==> flow/design.v <==
`timescale 1ns / 1ps
module compff2(ce,clk,x1,img1,x2,img2,y1,img3,y2,img4);
input ce,clk;
input signed [15:0] x1,img1,x2,img2;
output reg signed [15:0] y1,img3,y2,img4;
always @(posedge clk)
begin
y1 <= x1+x2;
img3 <= img1+ img2 ;
y2 <= x1-x2;
img4 <= img1 - img2;
end
endmodule
`timescale 1ns / 1ps
module compff4(ce,clk,xa1,imga1,xa2,imga2,xa3,imga3,xa4,imga4,yb1,imgb1,yb2,imgb2,yb3,imgb3,yb4,imgb4);
input ce,clk;
input signed[15:0] xa1,imga1,xa2,imga2,xa3,imga3,xa4,imga4;
output reg signed [15:0]yb1,imgb1,yb2,imgb2,yb3,imgb3,yb4,imgb4;
wire signed [15:0] yc1,imgc1,yc2,imgc2,yc3,imgc3,yc4,imgc4;
compff2 a0(ce,clk,xa1,imga1,xa3,imga3,yc1,imgc1,yc2,imgc2);
compff2 a1(ce,clk,xa2,imga2,xa4,imga4,yc3,imgc3,yc4,imgc4);
always @(posedge clk)
begin 
yb1 <= yc1 + yc3;
imgb1 <= imgc1 + imgc3;
yb2 <= yc2 + imgc4;
imgb2 <=  imgc2 - yc4 ;
yb3 <= yc1 - yc3;
imgb3 <= imgc1 - imgc3;
yb4 <= yc2 - imgc4;
imgb4 <= imgc2 +  yc4 ;
end
endmodule
`timescale 1ns / 1ps
module compff8(ce,clk,xg1,imgg1,xg2,imgg2,xg3,imgg3,xg4,imgg4,xg5,imgg5,xg6,imgg6,xg7,imgg7,xg8,imgg8,yh1,imgh1,yh2,imgh2,yh3,imgh3,yh4,imgh4,yh5,imgh5,yh6,imgh6,yh7,imgh7,yh8,imgh8);
input ce,clk;
input signed[15:0] xg1,imgg1,xg2,imgg2,xg3,imgg3,xg4,imgg4,xg5,imgg5,xg6,imgg6,xg7,imgg7,xg8,imgg8;
output reg signed[15:0] yh1,imgh1,yh2,imgh2,yh3,imgh3,yh4,imgh4,yh5,imgh5,yh6,imgh6,yh7,imgh7,yh8,imgh8;
wire signed [15:0] ya[7:0],imga[7:0];
compff4 b1(ce,clk,xg1,imgg1,xg3,imgg3,xg5,imgg5,xg7,imgg7,ya[0],imga[0],ya[1],imga[1],ya[2],imga[2],ya[3],imga[3]);
compff4 b2(ce,clk,xg2,imgg2,xg4,imgg4,xg6,imgg6,xg8,imgg8,ya[4],imga[4],ya[5],imga[5],ya[6],imga[6],ya[7],imga[7]);
function signed [15:0] m707;
input signed [15:0] s;
reg signed [31:0] p;
begin
p = s * 32'sd23167 + 32'sd16384;
m707 = p[30:15];
end
endfunction
always @(posedge clk)                
begin
yh1 <= ya[0] + ya[4]  ;
imgh1 <= imga[0] + imga[4] ;
yh2 <= ya[1]+ m707(ya[5] + imga[5]) ;
imgh2 <= imga[1]+ m707(imga[5] - ya[5]) ;
yh3 <= ya[2] + imga[6];
imgh3 <= imga[2] - ya[6];
yh4 <= ya[3] + m707(imga[7] - ya[7]);
imgh4 <= imga[3] - m707(ya[7] + imga[7]);
yh5 <= ya[0] - ya[4];
imgh5 <= imga[0] - imga[4];
yh6 <= ya[1] - m707(ya[5] + imga[5]);
imgh6 <= imga[1] + m707( ya[5] - imga[5]);
yh7 <= ya[2] - imga[6];
imgh7 <= imga[2] + ya[6];
yh8 <= ya[3] + m707(ya[7] - imga[7]);
imgh8 <= imga[3] + m707(ya[7] + imga[7]);
end
endmodule
======== Reports on compff8 ========
Tool output for the design above before and after an edit, in the order of the flow.
Lines under "before" count in the file above, lines under "after" in the edited file.
"difference" is "after" less "before", of the values as shown; "relative change" is that difference over "before", in percent.
Operators: Yosys type, input widths -> output width; for muxes data width and select width s.
Cell names lack the library's common part.
A cell with -- has no value.
inputs
  top ..................................... compff8
  clock ................................... clk
  standard-cell library ................... sky130hd
  corner .................................. tt_025C_1v80

======== Diff ========
Unified diff, file above to edited file.
The edited RTL no longer does the same as the RTL above: the edit was made by script, with no optimisation intended.
begin of diff
@@ -55,5 +55,4 @@
 imgh2 <= imga[1]+ m707(imga[5] - ya[5]) ;
 yh3 <= ya[2] + imga[6];
-imgh3 <= imga[2] - ya[6];
 yh4 <= ya[3] + m707(imga[7] - ya[7]);
 imgh4 <= imga[3] - m707(ya[7] + imga[7]);
@@ -67,3 +66,4 @@
 imgh8 <= imga[3] + m707(ya[7] + imga[7]);
 end
+always @(*) imgh3 = imga[2] - ya[6];
 endmodule
end of diff

======== After elaboration ========
Yosys after proc, flatten, opt, wreduce and memory -nomap, before mapping. Enables and synchronous resets that opt folds into registers are not counted as muxes. Print and check cells are not counted. Equal cells are merged and count once.
storage and ports
  element                          before  after  difference  relative change (%)
  flip-flop bits (word level)      768     752    -16         -2.08
  latch bits                       0       0      0           --
  RAM bits                         0       0      0           --
  bits in read-only memories       0       0      0           --
  word width x clocked read ports  0       0      0           --
  memory cells                     0       0      0           --
  input port bits                  258     258    0           0.00
  output and inout bits            256     256    0           0.00
  elaborated cells                 114     113    -1          -0.88
cells by class
  element                     before  after  difference  relative change (%)
  $add $sub $neg              60      60     0           0.00
  $mul                        6       6      0           0.00
  div/mod/pow operators       0       0      0           --
  $lt $le $gt $ge             0       0      0           --
  eq/ne operators             0       0      0           --
  shifts and indexed selects  0       0      0           --
  muxes and demuxes           0       0      0           --
  bitwise operators           0       0      0           --
  reduce/logical cells        0       0      0           --
operators with widths
  kind                    before  after  difference  relative change (%)
  $add 16x16->16          28      28     0           0.00
  $sub 16x16->16          26      26     0           0.00
  $add 31x16->31 const B  6       6      0           0.00
  $mul 16x16->31 const B  6       6      0           0.00

======== Logic depth ========
Yosys ltp: most cells in a row. Word level: on the elaborated netlist, between registers, memories and ports. Mapped: between sequential cells and ports; inverters and the memories' decode and read muxes count.
depth
  element                        before  after  difference  relative change (%)
  depth after elaboration        4       4      0           0.00
  ABC_AREA                       0       0      --          --
  mapped depth                   45      45     0           0.00
  gate-level depth less buffers  45      45     0           0.00

======== Synthesis result ========
The flow's flattened synthesis, as Yosys stat reports it; memories are mapped. The netlist is that of the ABC_AREA named above (0 if unset); the other value can give another one.
cells by type
  cell      before  after  difference  relative change (%)
  nor2_1    493     460    -33         -6.69
  a21oi_1   521     548    +27         +5.18
  inv_1     2,118   2,143  +25         +1.18
  o41ai_1   50      75     +25         +50.00
  o21bai_1  142     166    +24         +16.90
  o21a_1    46      28     -18         -39.13
  o41ai_2   18      0      -18         -100.00
  o21ai_0   293     309    +16         +5.46
  dfxtp_1   746     731    -15         -2.01
  xnor2_1   634     649    +15         +2.37
  a21o_1    125     115    -10         -8.00
  xor2_1    234     226    -8          -3.42
  nand3_1   92      98     +6          +6.52
  o211ai_1  58      52     -6          -10.34
  nor4_1    37      43     +6          +16.22
  ha_1      1,529   1,524  -5          -0.33
  clkbuf_1  84      89     +5          +5.95
  or2_2     29      24     -5          -17.24
Not every row of either side is listed.
synthesis totals
  element                           before     after      difference  relative change (%)
  cells in the netlist              9,194      9,218      +24         +0.26
  chip area (Yosys) (sq mm)         0.0827619  0.0825041  -0.0002578  -0.31
  area of sequential cells (sq mm)  0.0149343  0.014634   -0.0003003  -2.01
  mapped flip-flops                 746        731        -15         -2.01
The figures by module come from a second, unflattened synthesis with its own total; it is not the netlist above.
unflattened totals
  element                                          before     after     difference  relative change (%)
  cell total of the unflattened synthesis          10,076     9,772     -304        -3.02
  area total of the unflattened synthesis (sq mm)  0.0885237  0.086568  -0.0019557  -2.21
Rows give one instance, submodules left out.
by module, before
  module   instances  cells  area (sq mm)
  compff8  1          5,998  0.0536802
  compff2  4          520    0.0044167
  compff4  2          999    0.0085882
by module, after
  module   instances  cells  area (sq mm)
  compff8  1          5,694  0.0517246
  compff2  4          520    0.0044167
  compff4  2          999    0.0085882

======== Path before layout ========
Path of least setup slack by OpenSTA after synthesis, without wires, with an ideal clock, recovery checks aside; 20% of the period is set as input and as output delay. Where synthesis merged equal registers, the netlist keeps one of their names.
path post-synthesis
  element                              before                after                 difference  relative change (%)
  path type                            reg2reg               reg2reg               --          --
  start point                          register b2.imgb2[0]  register b2.imgb4[1]  --          --
  end point                            register imgh2[15]    register yh4[15]      --          --
  period (ps)                          12,000                12,000                0           0.00
  setup time (ps)                      129                   133                   +4          --
  time at the first pin (ps)           0                     0                     0           --
  arrival time (ps)                    9,684                 9,831                 +147        +1.52
  data required time (ps)              11,871                11,867                -4          -0.03
  path slack (ps)                      2,186                 2,036                 -150        --
  delay of the path (ps)               9,813                 9,964                 +151        +1.54
  stages on the path                   40                    39                    -1          -2.50
  path buffers                         0                     0                     0           --
  period reached after synthesis (ps)  9,814                 9,964                 +150        +1.53
"delay of the path" is the arrival time less input delay plus setup time.
"stages on the path" counts driving pins, that of a launching flip-flop among them; a cell with two outputs on the path counts twice.
"period reached after synthesis" = period - worst setup slack (recovery checks aside). The figure is calculated, with input and output delays left at 20% of the set period.
Between the ends stands the longest chain of elaborated cells between them, by number of cells; it is not shown to be the way that was timed. Of several equally long chains one is given.
A line is the first line of the expression or statement that the cell stems from. Yosys adds cells for indexed reads and writes and turns some case tables into memories.
between the ends, post-synthesis, before
  cell sequence ........................... dfxtp_1 > inv_1 > ha_1 > inv_1 > fa_1 > a21o_1 > a21oi_1 > o21bai_1 > a31oi_1 > o21ai_0 > o41ai_2 > nor2_1 > o21ai_0 > nand2b_1 > xnor2_1 > fa_1 > fa_1 > inv_1 > [... 4 more ...] > fa_1 > inv_1 > ha_1 > nand2_1 > or4_1 > nor3b_1 > o21ai_0 > a21boi_0 > nor2_1 > xnor2_1 > ha_1 > nor4_1 > nor4_1 > o21a_1 > o21ai_0 > a21boi_0 > a211oi_1 > xnor3_1
  length of the longest elaborated chain .. 4
  elaborated cells between the ends (all ways) .. 4
  classes of those cells .................. add/sub (3); mul (1)
ends and longest elaborated chain, post-synthesis, before
  element             line  RTL
  start: declaration  18    output reg signed [15:0]yb1,imgb1,yb2,imgb2,yb3,imgb3,yb4,imgb4;
  start: assignment   27    imgb2 <=  imgc2 - yc4 ;
  $sub 16x16->16      55    imgh2 <= imga[1]+ m707(imga[5] - ya[5]) ;
  $mul 16x16->31      46    p = s * 32'sd23167 + 32'sd16384;
  $add 31x16->31      46
  $add 16x16->16      55
  end: assignment     55
  end: declaration    38    output reg signed[15:0] yh1,imgh1,yh2,imgh2,yh3,imgh3,yh4,imgh4,yh5,imgh5,yh6,imgh6,yh7,imgh7,yh8,imgh8;
between the ends, post-synthesis, after
  cell sequence ........................... dfxtp_1 > inv_1 > ha_1 > nor2b_1 > o21ai_0 > a21boi_0 > o21ai_0 > nand2b_1 > a2111oi_0 > a21oi_1 > xnor2_1 > inv_1 > fa_1 > fa_1 > inv_1 > fa_1 > fa_1 > fa_1 > [... 3 more ...] > ha_1 > and4_1 > and3_1 > nand3_1 > and3_1 > nor2b_1 > o21a_1 > nor2_1 > xnor2_1 > ha_1 > and3_1 > a21oi_1 > o21ai_0 > o41ai_1 > o2111ai_1 > a21oi_1 > xnor2_1 > xnor2_1
  length of the longest elaborated chain .. 4
  elaborated cells between the ends (all ways) .. 4
  classes of those cells .................. add/sub (3); mul (1)
ends and longest elaborated chain, post-synthesis, after
  element             line  RTL
  start: declaration  18    output reg signed [15:0]yb1,imgb1,yb2,imgb2,yb3,imgb3,yb4,imgb4;
  start: assignment   31    imgb4 <= imgc2 +  yc4 ;
  $sub 16x16->16      57    yh4 <= ya[3] + m707(imga[7] - ya[7]);
  $mul 16x16->31      46    p = s * 32'sd23167 + 32'sd16384;
  $add 31x16->31      46
  $add 16x16->16      57
  end: assignment     57
  end: declaration    38    output reg signed[15:0] yh1,imgh1,yh2,imgh2,yh3,imgh3,yh4,imgh4,yh5,imgh5,yh6,imgh6,yh7,imgh7,yh8,imgh8;

======== Timing after layout ========
Path of least setup slack in the final report of each run of pair A (OpenROAD, finished layout, wires in). Where an end is a register, its clock arrival counts in the times.
The report prints the path's times to 10 ps; the period is as set.
path after layout
  element                     before                     after                      difference  relative change (%)
  path type                   reg2reg                    reg2reg                    --          --
  start point                 register (name not given)  register (name not given)  --          --
  end point                   register imgh8[15]         register yh8[13]           --          --
  period (ps)                 11,200                     11,200                     0           0.00
  setup time (ps)             120                        160                        +40         --
  time at the first pin (ps)  700                        680                        -20         -2.86
  arrival time (ps)           11,200                     11,070                     -130        -1.16
  data required time (ps)     11,780                     11,710                     -70         -0.59
  path slack (ps)             580                        640                        +60         --
  stages on the path          38                         41                         +3          +7.89
  path buffers                0                          0                          0           --
between the ends, after layout, before
  cell sequence ........................... dfxtp_1 > ha_1 > inv_1 > fa_1 > o21bai_1 > a21oi_1 > o21ai_0 > nand4b_1 > nand3_1 > nand2_1 > xnor2_1 > inv_1 > xnor2_1 > inv_1 > fa_1 > inv_1 > fa_1 > inv_1 > [... 2 more ...] > fa_1 > ha_1 > a21o_1 > nor3_1 > a211oi_1 > nor3_1 > nor2b_1 > or2_2 > xor2_1 > ha_1 > a21oi_1 > o211ai_1 > a31oi_1 > nor2_1 > o21a_1 > o41ai_1 > o21ai_0 > xor2_1
ends and longest elaborated chain, after layout, before
  element           line  RTL
  end: assignment   67    imgh8 <= imga[3] + m707(ya[7] + imga[7]);
  end: declaration  38    output reg signed[15:0] yh1,imgh1,yh2,imgh2,yh3,imgh3,yh4,imgh4,yh5,imgh5,yh6,imgh6,yh7,imgh7,yh8,imgh8;
before: Chain of elaborated cells between the ends: none given.
between the ends, after layout, after
  cell sequence ........................... dfxtp_1 > inv_1 > ha_1 > inv_1 > fa_1 > a21o_1 > a21oi_1 > nor2_1 > o21a_1 > o41a_1 > a31oi_2 > o21ai_0 > a21oi_1 > xnor2_1 > inv_1 > fa_1 > inv_1 > fa_1 > [... 5 more ...] > fa_1 > inv_1 > ha_1 > inv_1 > o21bai_1 > a21o_1 > a21oi_1 > xnor2_1 > ha_1 > nand2_1 > a2bb2oi_1 > a21oi_1 > a41o_1 > o21ai_0 > nand2b_1 > a21oi_1 > o21a_1 > xnor2_1
ends and longest elaborated chain, after layout, after
  element           line  RTL
  end: assignment   65    yh8 <= ya[3] + m707(ya[7] - imga[7]);
  end: declaration  38    output reg signed[15:0] yh1,imgh1,yh2,imgh2,yh3,imgh3,yh4,imgh4,yh5,imgh5,yh6,imgh6,yh7,imgh7,yh8,imgh8;
after: Chain of elaborated cells between the ends: none given.

======== Layout results ========
Runs of the flow (Yosys, OpenROAD) on both versions; the two runs of a pair have the same settings. The constraints put input and output delay at 20% of the set period each and load the outputs with 0.01 pF.
flow settings, pair A
  period_ns ............................... 11.2
  CAP_MARGIN .............................. 20
  CORE_MARGIN ............................. 2
  CORE_UTILIZATION ........................ 40
  SLEW_MARGIN ............................. 20
results, pair A
  element                                         before     after      difference  relative change (%)
  Yosys chip area after synthesis (sq mm)         0.0827619  0.0825041  -0.0002578  -0.31
  die outline area (sq mm)                        0.210557   0.209911   -0.000646   -0.31
  standard-cell area of the final layout (sq mm)  0.0945694  0.0945757  +0.0000063  +0.01
  utilization                                     0.461      0.462      +0.001      --
  worst setup slack after layout (ps)             576        639        +63         --
  total negative setup slack (ps)                 0          0          0           --
  smallest hold slack (ps)                        618        596        -22         --
  period reached (ps)                             10,624     10,561     -63         -0.59
flow settings, pair B
  CAP_MARGIN .............................. 40
  CORE_UTILIZATION ........................ 16
  CTS_CLUSTER_DIAMETER .................... 216
  GPL_TIMING_DRIVEN ....................... 0
  SETUP_SLACK_MARGIN ...................... 0.98
  SLEW_MARGIN ............................. 15
  period_ns ............................... 6.22
  CORE_MARGIN ............................. 2
results, pair B
  element                                         before     after      difference  relative change (%)
  Yosys chip area after synthesis (sq mm)         0.0827619  0.0825041  -0.0002578  -0.31
  die outline area (sq mm)                        0.523033   0.521414   -0.001619   -0.31
  standard-cell area of the final layout (sq mm)  0.107957   0.108185   +0.000228   +0.21
  utilization                                     0.209      0.211      +0.002      --
  worst setup slack after layout (ps)             -3,298     -3,392     -94         --
  total negative setup slack (ps)                 -262,855   -278,343   -15,488     --
  smallest hold slack (ps)                        603        590        -13         --
  period reached (ps)                             9,518      9,612      +94         +0.99
"period reached" is the run's clock period less its worst setup slack. It is reckoned from that one timing run; input and output delays stay at 20% of the period that was set.
